==> flow/design.v <==
`timescale 1ns / 1ps
module sparse_detector #(
    parameter WORD_SIZE = 64
)(
    input  wire [WORD_SIZE-1:0] data_in,
    output wire                 is_zero,     
    output wire                 is_sparse    
);
    assign is_zero = (data_in == {WORD_SIZE{1'b0}});
    function integer count_ones;
        input [WORD_SIZE-1:0] v;
        integer i, cnt;
        begin
            cnt = 0;
            for (i = 0; i < WORD_SIZE; i = i + 1)
                cnt = cnt + v[i];
            count_ones = cnt;
        end
    endfunction
    wire [6:0] ones_count = count_ones(data_in);
    assign is_sparse = (ones_count < (WORD_SIZE / 10));
endmodule
`timescale 1ns / 1ps
module adaptive_pe #(
    parameter integer MAX_WIDTH = 64,
    parameter integer MAX_ACC_WIDTH = 20   
)(
    input  wire                         clk,
    input  wire                         reset,
    input  wire                         ce,
    input  wire                         accumulate,
    input  wire                         test_mode,
    input  wire [2:0]                   precision_mode,
    input  wire [MAX_WIDTH-1:0]         weight_in,
    input  wire [MAX_WIDTH-1:0]         activation_in,
    input  wire [MAX_WIDTH-1:0]         mask_in,
    output reg  [MAX_ACC_WIDTH-1:0]     accumulated_sum,
    output wire                         clock_gated,
    output wire                         computation_skipped,
    output wire [2:0]                   active_precision   
);
    reg [6:0] active_bits;       
    reg [5:0] parallel_ops;      
    reg [8:0] max_value;         
    always @(*) begin
        case (precision_mode)
            3'b000: begin   
                active_bits = 7'd64;
                parallel_ops = 6'd64;
                max_value = 9'd1;
            end
            3'b001: begin   
                active_bits = 7'd64;
                parallel_ops = 6'd32;
                max_value = 9'd3;
            end
            3'b010: begin   
                active_bits = 7'd64;
                parallel_ops = 6'd16;
                max_value = 9'd15;
            end
            3'b011: begin   
                active_bits = 7'd64;
                parallel_ops = 6'd8;
                max_value = 9'd255;
            end
            default: begin   
                active_bits = 7'd64;
                parallel_ops = 6'd64;
                max_value = 9'd1;
            end
        endcase
    end
    assign active_precision = precision_mode;
    wire weight_is_zero, activation_is_zero;
    wire weight_is_sparse, activation_is_sparse;
    sparse_detector #(
        .WORD_SIZE(MAX_WIDTH)
    ) weight_detector (
        .data_in(weight_in),
        .is_zero(weight_is_zero),
        .is_sparse(weight_is_sparse)
    );
    sparse_detector #(
        .WORD_SIZE(MAX_WIDTH)
    ) activation_detector (
        .data_in(activation_in),
        .is_zero(activation_is_zero),
        .is_sparse(activation_is_sparse)
    );
    wire skip_compute = weight_is_zero || activation_is_zero;
    assign computation_skipped = skip_compute && ce;
    wire pe_enable = ce && !skip_compute;
    wire acc_enable = pe_enable || test_mode;
    assign clock_gated = !pe_enable;
    reg [MAX_ACC_WIDTH-1:0] compute_result;
    always @(*) begin
        case (precision_mode)
            3'b000: compute_result = compute_1bit();
            3'b001: compute_result = compute_2bit();
            3'b010: compute_result = compute_4bit();
            3'b011: compute_result = compute_8bit();
            default: compute_result = {MAX_ACC_WIDTH{1'b0}};
        endcase
    end
    function [MAX_ACC_WIDTH-1:0] compute_1bit;
        reg [MAX_WIDTH-1:0] xnor_result;
        integer i, count;
        begin
            xnor_result = ~(weight_in ^ activation_in) & mask_in;
            count = 0;
            for (i = 0; i < MAX_WIDTH; i = i + 1) begin
                count = count + xnor_result[i];
            end
            compute_1bit = count[MAX_ACC_WIDTH-1:0];
        end
    endfunction
    function [MAX_ACC_WIDTH-1:0] compute_2bit;
        integer i;
        reg [1:0] w, a;
        reg [3:0] product;
        integer sum;
        begin
            sum = 0;
            for (i = 0; i < 32; i = i + 1) begin
                w = weight_in[i*2 +: 2];
                a = activation_in[i*2 +: 2];
                product = w * a;   
                sum = sum + product;
            end
            compute_2bit = sum[MAX_ACC_WIDTH-1:0];
        end
    endfunction
    function [MAX_ACC_WIDTH-1:0] compute_4bit;
        integer i;
        reg [3:0] w, a;
        reg [7:0] product;
        integer sum;
        begin
            sum = 0;
            for (i = 0; i < 16; i = i + 1) begin
                w = weight_in[i*4 +: 4];
                a = activation_in[i*4 +: 4];
                product = w * a;   
                sum = sum + product;
            end
            compute_4bit = sum[MAX_ACC_WIDTH-1:0];
        end
    endfunction
    function [MAX_ACC_WIDTH-1:0] compute_8bit;
        integer i;
        reg [7:0] w, a;
        reg [15:0] product;
        integer sum;
        begin
            sum = 0;
            for (i = 0; i < 8; i = i + 1) begin
                w = weight_in[i*8 +: 8];
                a = activation_in[i*8 +: 8];
                product = w * a;   
                sum = sum + product;
            end
            compute_8bit = sum[MAX_ACC_WIDTH-1:0];
        end
    endfunction
    always @(posedge clk or posedge reset) begin
        if (reset) begin
            accumulated_sum <= {MAX_ACC_WIDTH{1'b0}};
        end else if (acc_enable) begin
            if (!accumulate) begin
                accumulated_sum <= {MAX_ACC_WIDTH{1'b0}};
            end else begin
                accumulated_sum <= accumulated_sum + compute_result;
            end
        end
    end
endmodule
Wiki page: adaptive_pe / tool data

---- From RTL to reports: adaptive_pe ----
Module adaptive_pe before and after one edit of its RTL, step after step.
"before" refers to lines of the RTL above, "after" to lines of the edited file.
"change" is "after" less "before", of the values as shown.
Operators carry their Yosys type and port widths (W data, S select, Z words).
Cell names lack the library's common part.
Not given: --
set-up
  top ..................................... adaptive_pe
  clock ................................... clk
  library ................................. sky130hd
  timing corner ........................... tt_025C_1v80

---- Diff ----
Unified diff, file above to edited file.
A script made this edit. It changes what the design does and was not meant as an optimisation.
begin of diff
@@ -90,5 +90,5 @@
     );
     wire skip_compute = weight_is_zero || activation_is_zero;
-    assign computation_skipped = skip_compute && ce;
+    assign computation_skipped = skip_compute || ce;
     wire pe_enable = ce && !skip_compute;
     wire acc_enable = pe_enable || test_mode;
end of diff

---- Elaborated design ----
Source: Yosys, flattened and elaborated, memories not mapped. Widths are those after wreduce; folded enables and synchronous resets count as part of the registers. Registers that Yosys merges into a memory's read port (data or address) are not register bits. Print and check cells do not count. Equal cells are merged and count once.
bit counts
  element                  before  after  change
  register bits            20      20     0
  bits of input ports      200     200    0
  output and inout bits    25      25     0
  cells after elaboration  191     191    0
operators by class
  element               before  after  change
  $add $sub $neg        117     117    0
  multiply operators    56      56     0
  eq/ne operators       3       3      0
  muxes and demuxes     2       2      0
  bitwise operators     3       3      0
  reduce/logical cells  9       9      0
operators with widths
  kind                 before  after  change
  $logic_and A1 B1 Y1  2       1      -1
  $logic_or A1 B1 Y1   2       3      +1
Operator kinds equal on both sides are left out: 69.

---- Depth ----
Yosys ltp: most cells in a row. Word level: on the elaborated netlist, between registers, memories and ports. Mapped: between sequential cells and ports; inverters and the memories' decode and read muxes count.
depth
  element                        before  after  change
  depth after elaboration        69      69     0
  ABC_AREA                       0       0      --
  gate-level depth with buffers  40      40     0
  mapped depth without buffers   40      40     0

---- Synthesis result ----
Yosys stat after the flow's synthesis: flattened, memories mapped to cells. It holds for the ABC_AREA given above (unset counts as 0); a run with the other value may have another netlist.
cells by type
  cell      before  after  change
  o21ai_0   15      13     -2
  buf_2     3       5      +2
  buf_6     3       1      -2
  and2_1    283     282    -1
  nor4_1    33      34     +1
  nor2_1    29      28     -1
  a21o_1    28      27     -1
  o21ai_1   6       7      +1
  a211oi_1  5       4      -1
  clkbuf_1  5       4      -1
  buf_4     4       5      +1
  or3_1     4       5      +1
  nor4_2    2       1      -1
  a211oi_2  1       2      +1
  and2b_1   1       0      -1
  clkinv_4  1       0      -1
  nor3b_1   1       2      +1
  or4_1     1       0      -1
Cell types equal on both sides are left out: 40.
Not every row of either side is listed.
mapped netlist
  element                            before    after     change
  standard cells after synthesis     3,489     3,488     -1
  mapped area (µm²)                  34,267.9  34,257.9  -10.0
  sequential part of the area (µm²)  500.5     500.5     0.0
  mapped flip-flops                  20        20        0
  buffer cells                       16        16        0
By module: a second synthesis without flattening, with its own total; a netlist apart from the flattened one above.
unflattened totals
  element                                  before    after     change
  cell total of the unflattened synthesis  3,825     3,825     0
  area (unflattened synthesis) (µm²)       37,676.1  37,676.1  0.0
Rows give one instance, submodules left out.
modules, before
  module                           times used  cells  area (µm²)  sequential area (µm²)
  adaptive_pe                      1           3,441  34,005.1    500.5
  sparse_detector #(WORD_SIZE=64)  2           192    1,835.5     0.0
modules, after
  module                           times used  cells  area (µm²)  sequential area (µm²)
  adaptive_pe                      1           3,441  34,005.1    500.5
  sparse_detector #(WORD_SIZE=64)  2           192    1,835.5     0.0

---- Path before layout ----
Path of least setup slack by OpenSTA after synthesis, without wires, with an ideal clock, recovery checks aside; 20% of the period is set as input and as output delay. Where synthesis merged equal registers, the netlist keeps one of their names.
path post-synthesis
  element                        before                        after                         change
  kind                           input-to-reg                  input-to-reg                  --
  start point                    input weight_in[61]           input weight_in[62]           --
  end point                      register accumulated_sum[19]  register accumulated_sum[19]  --
  clock period (ns)              13.0                          13.0                          0.0
  input delay (ns)               2.600                         2.600                         0.000
  setup time (ns)                0.127                         0.127                         0.000
  time at the first pin (ns)     2.600                         2.600                         0.000
  data arrival time (ns)         11.281                        11.164                        -0.117
  data required time (ns)        12.873                        12.873                        0.000
  path slack (ns)                1.592                         1.708                         +0.116
  path delay (ns)                8.808                         8.691                         -0.117
  driving pins on the path       36                            36                            0
  buffers on the path            0                             1                             +1
  synthesis period reached (ns)  11.408                        11.292                        -0.116
"path delay" is the arrival time less input delay plus setup time.
"driving pins on the path" counts driving pins, that of a launching flip-flop among them; a cell with two outputs on the path counts twice.
"synthesis period reached" is the clock period less the worst setup slack; recovery checks do not enter. This is arithmetic on one report: input and output delays are still those of the set period (20% each).
The rows between start and end are the longest chain of elaborated cells between them; the timing report does not say that the signal goes this way. Where chains are equally long, one stands for them.
Each line given opens the expression or statement behind the cell; cells for indexed reads and writes are added by Yosys, which also makes memories of some case tables.
At most two assigning lines are given for a register; there are more.
on the way, post-synthesis, before
  cells stage by stage .................... ha_1 > inv_1 > fa_1 > fa_1 > inv_1 > fa_1 > fa_1 > inv_1 > fa_1 > fa_1 > inv_1 > fa_1 > inv_1 > fa_1 > fa_1 > fa_1 > inv_1 > ha_1 > a21o_1 > a21o_1 > a21oi_1 > nor2_1 > a211oi_1 > o21ai_1 > a211oi_1 > o22ai_1 > ha_1 > nand3_1 > nor2_1 > nor3b_1 > o21ai_0 > nor3_1 > o41ai_2 > xnor2_1 > a21oi_1 > o22ai_1
  length of the longest elaborated chain .. 9
  elaborated cells between the ends (all ways) .. 21
  source lines of those cells ............. 15
  those cells by class .................... add/sub: 8; mul: 3; mux: 2; logic: 3; reduce/logical: 5
ends and longest elaborated chain, post-synthesis, before
  element                       RTL line  text
  start, declared               34        input  wire [MAX_WIDTH-1:0]         weight_in,
  $xor A64 B64 Y64              110       xnor_result = ~(weight_in ^ activation_in) & mask_in;
  $not A64 Y64                  110
  $and A64 B64 Y64              110
  $add A20 B1 Y20 (3 in a row)  113       count = count + xnor_result[i];
  $pmux W20 S4                  98        case (precision_mode)
  $add A20 B20 Y20              173       accumulated_sum <= accumulated_sum + compute_result;
  $mux W20                      170       if (!accumulate) begin
  end, assigned                 171       accumulated_sum <= {MAX_ACC_WIDTH{1'b0}};
  end, assigned                 173
  end, declared                 37        output reg  [MAX_ACC_WIDTH-1:0]     accumulated_sum,
on the way, post-synthesis, after
  cells stage by stage .................... buf_2 > nand2_1 > inv_1 > fa_1 > fa_1 > fa_1 > fa_1 > inv_1 > fa_1 > fa_1 > inv_1 > fa_1 > inv_1 > fa_1 > fa_1 > fa_1 > inv_1 > ha_1 > a21o_1 > a21o_1 > a21oi_1 > nor2_1 > a211oi_2 > o21ai_1 > a211oi_1 > o22ai_1 > ha_1 > nand3_1 > nor2_1 > nor3b_1 > o21ai_1 > nor3_1 > o41ai_2 > xnor2_1 > a21oi_1 > o22ai_1
  length of the longest elaborated chain .. 8
  elaborated cells between the ends (all ways) .. 19
  source lines of those cells ............. 15
  those cells by class .................... add/sub: 6; mul: 3; mux: 2; logic: 3; reduce/logical: 5
ends and longest elaborated chain, post-synthesis, after
  element                       RTL line  text
  start, declared               34        input  wire [MAX_WIDTH-1:0]         weight_in,
  $xor A64 B64 Y64              110       xnor_result = ~(weight_in ^ activation_in) & mask_in;
  $not A64 Y64                  110
  $and A64 B64 Y64              110
  $add A20 B1 Y20 (2 in a row)  113       count = count + xnor_result[i];
  $pmux W20 S4                  98        case (precision_mode)
  $add A20 B20 Y20              173       accumulated_sum <= accumulated_sum + compute_result;
  $mux W20                      170       if (!accumulate) begin
  end, assigned                 171       accumulated_sum <= {MAX_ACC_WIDTH{1'b0}};
  end, assigned                 173
  end, declared                 37        output reg  [MAX_ACC_WIDTH-1:0]     accumulated_sum,

---- Timing after layout ----
From the final timing report of the runs of pair A: the path of least setup slack in the routed layout; clock arrival at registers is part of the times.
path post-layout
  element                     before                        after                         change
  kind                        input-to-reg                  input-to-reg                  --
  start point                 input weight_in[59]           input activation_in[40]       --
  end point                   register accumulated_sum[19]  register accumulated_sum[19]  --
  clock period (ns)           13.0                          13.0                          0.0
  input delay (ns)            2.60                          2.60                          0.00
  setup time (ns)             0.08                          0.08                          0.00
  time at the first pin (ns)  2.60                          2.60                          0.00
  data arrival time (ns)      12.84                         12.73                         -0.11
  data required time (ns)     13.17                         13.17                         0.00
  path slack (ns)             0.33                          0.45                          +0.12
  driving pins on the path    36                            36                            0
  buffers on the path         2                             3                             +1
The rows between start and end are the longest chain of elaborated cells between them; the timing report does not say that the signal goes this way. Where chains are equally long, one stands for them.
At most two assigning lines are given for a register; there are more.
on the way, post-layout, before
  cells stage by stage .................... clkdlybuf4s50_1 > ha_1 > fa_1 > fa_1 > inv_1 > fa_1 > fa_1 > fa_1 > fa_1 > inv_1 > fa_1 > fa_1 > fa_1 > inv_1 > fa_1 > inv_1 > ha_1 > or3_1 > o211ai_1 > buf_4 > nand2b_1 > a21o_1 > a21o_1 > a31oi_1 > xor2_1 > nor2_1 > ha_1 > nand3_1 > nor2_1 > nor3b_1 > o21ai_1 > nor3_2 > o41ai_2 > xnor2_1 > a21oi_1 > o22ai_1
  length of the longest elaborated chain .. 11
  elaborated cells between the ends (all ways) .. 25
  source lines of those cells ............. 15
  those cells by class .................... add/sub: 12; mul: 3; mux: 2; logic: 3; reduce/logical: 5
ends and longest elaborated chain, post-layout, before
  element                       RTL line  text
  start, declared               34        input  wire [MAX_WIDTH-1:0]         weight_in,
  $xor A64 B64 Y64              110       xnor_result = ~(weight_in ^ activation_in) & mask_in;
  $not A64 Y64                  110
  $and A64 B64 Y64              110
  $add A20 B1 Y20 (5 in a row)  113       count = count + xnor_result[i];
  $pmux W20 S4                  98        case (precision_mode)
  $add A20 B20 Y20              173       accumulated_sum <= accumulated_sum + compute_result;
  $mux W20                      170       if (!accumulate) begin
  end, assigned                 171       accumulated_sum <= {MAX_ACC_WIDTH{1'b0}};
  end, assigned                 173
  end, declared                 37        output reg  [MAX_ACC_WIDTH-1:0]     accumulated_sum,
on the way, post-layout, after
  cells stage by stage .................... clkdlybuf4s50_1 > buf_4 > nand2_1 > fa_1 > inv_1 > fa_1 > fa_1 > fa_1 > inv_1 > fa_1 > fa_1 > inv_1 > fa_1 > fa_2 > fa_1 > inv_1 > fa_1 > inv_1 > ha_1 > or3_1 > o211ai_1 > nand2b_1 > a21o_1 > a21o_1 > a31oi_1 > xor2_1 > nor2_1 > ha_1 > nand3_1 > buf_4 > a211oi_2 > nor3_1 > o41ai_2 > xnor2_1 > a21oi_1 > o22ai_1
  length of the longest elaborated chain .. 30
  elaborated cells between the ends (all ways) .. 59
  source lines of those cells ............. 15
  those cells by class .................... add/sub: 46; mul: 3; mux: 2; logic: 3; reduce/logical: 5
ends and longest elaborated chain, post-layout, after
  element                        RTL line  text
  start, declared                35        input  wire [MAX_WIDTH-1:0]         activation_in,
  $xor A64 B64 Y64               110       xnor_result = ~(weight_in ^ activation_in) & mask_in;
  $not A64 Y64                   110
  $and A64 B64 Y64               110
  $add A20 B1 Y20 (24 in a row)  113       count = count + xnor_result[i];
  $pmux W20 S4                   98        case (precision_mode)
  $add A20 B20 Y20               173       accumulated_sum <= accumulated_sum + compute_result;
  $mux W20                       170       if (!accumulate) begin
  end, assigned                  171       accumulated_sum <= {MAX_ACC_WIDTH{1'b0}};
  end, assigned                  173
  end, declared                  37        output reg  [MAX_ACC_WIDTH-1:0]     accumulated_sum,

---- Measured runs ----
Both versions went through the flow (Yosys, OpenROAD) with the same settings in each pair. Constraints: input delay and output delay 20% of the set period each, output load 0.01 pF.
settings, pair A
  CORE_UTILIZATION ........................ 40
  period_ns ............................... 13.0
  CAP_MARGIN .............................. 20
  CORE_MARGIN ............................. 2
  SLEW_MARGIN ............................. 20
results, pair A
  element                                 before    after     change
  netlist area reported by Yosys (µm²)    34,267.9  34,257.9  -10.0
  full die area (µm²)                     88,027.9  88,001.2  -26.7
  standard-cell area after routing (µm²)  39,332.7  39,486.6  +153.9
  post-route utilization                  0.463     0.464     +0.001
  worst setup slack after layout (ns)     0.327     0.449     +0.122
  sum of negative setup slack (ns)        0.000     0.000     0.000
  lowest hold slack (ns)                  0.513     0.506     -0.007
  clock period achieved (ns)              12.673    12.551    -0.122
settings, pair B
  CORE_UTILIZATION ........................ 58
  GPL_TIMING_DRIVEN ....................... 0
  HOLD_SLACK_MARGIN ....................... 0.14
  PLACE_DENSITY ........................... 0.57
  SETUP_SLACK_MARGIN ...................... 0.84
  period_ns ............................... 8.69
  CAP_MARGIN .............................. 20
  CORE_MARGIN ............................. 2
  SLEW_MARGIN ............................. 20
results, pair B
  element                                 before    after     change
  netlist area reported by Yosys (µm²)    34,267.9  34,257.9  -10.0
  full die area (µm²)                     61,043.6  61,026.3  -17.3
  standard-cell area after routing (µm²)  39,349.0  39,218.9  -130.1
  post-route utilization                  0.671     0.668     -0.003
  worst setup slack after layout (ns)     -2.334    -2.538    -0.204
  sum of negative setup slack (ns)        -27.042   -28.878   -1.836
  lowest hold slack (ns)                  0.506     0.515     +0.009
  clock period achieved (ns)              11.024    11.228    +0.204
"clock period achieved" means the clock period less the worst setup slack. The figure is calculated, with input and output delays left at 20% of the set period.
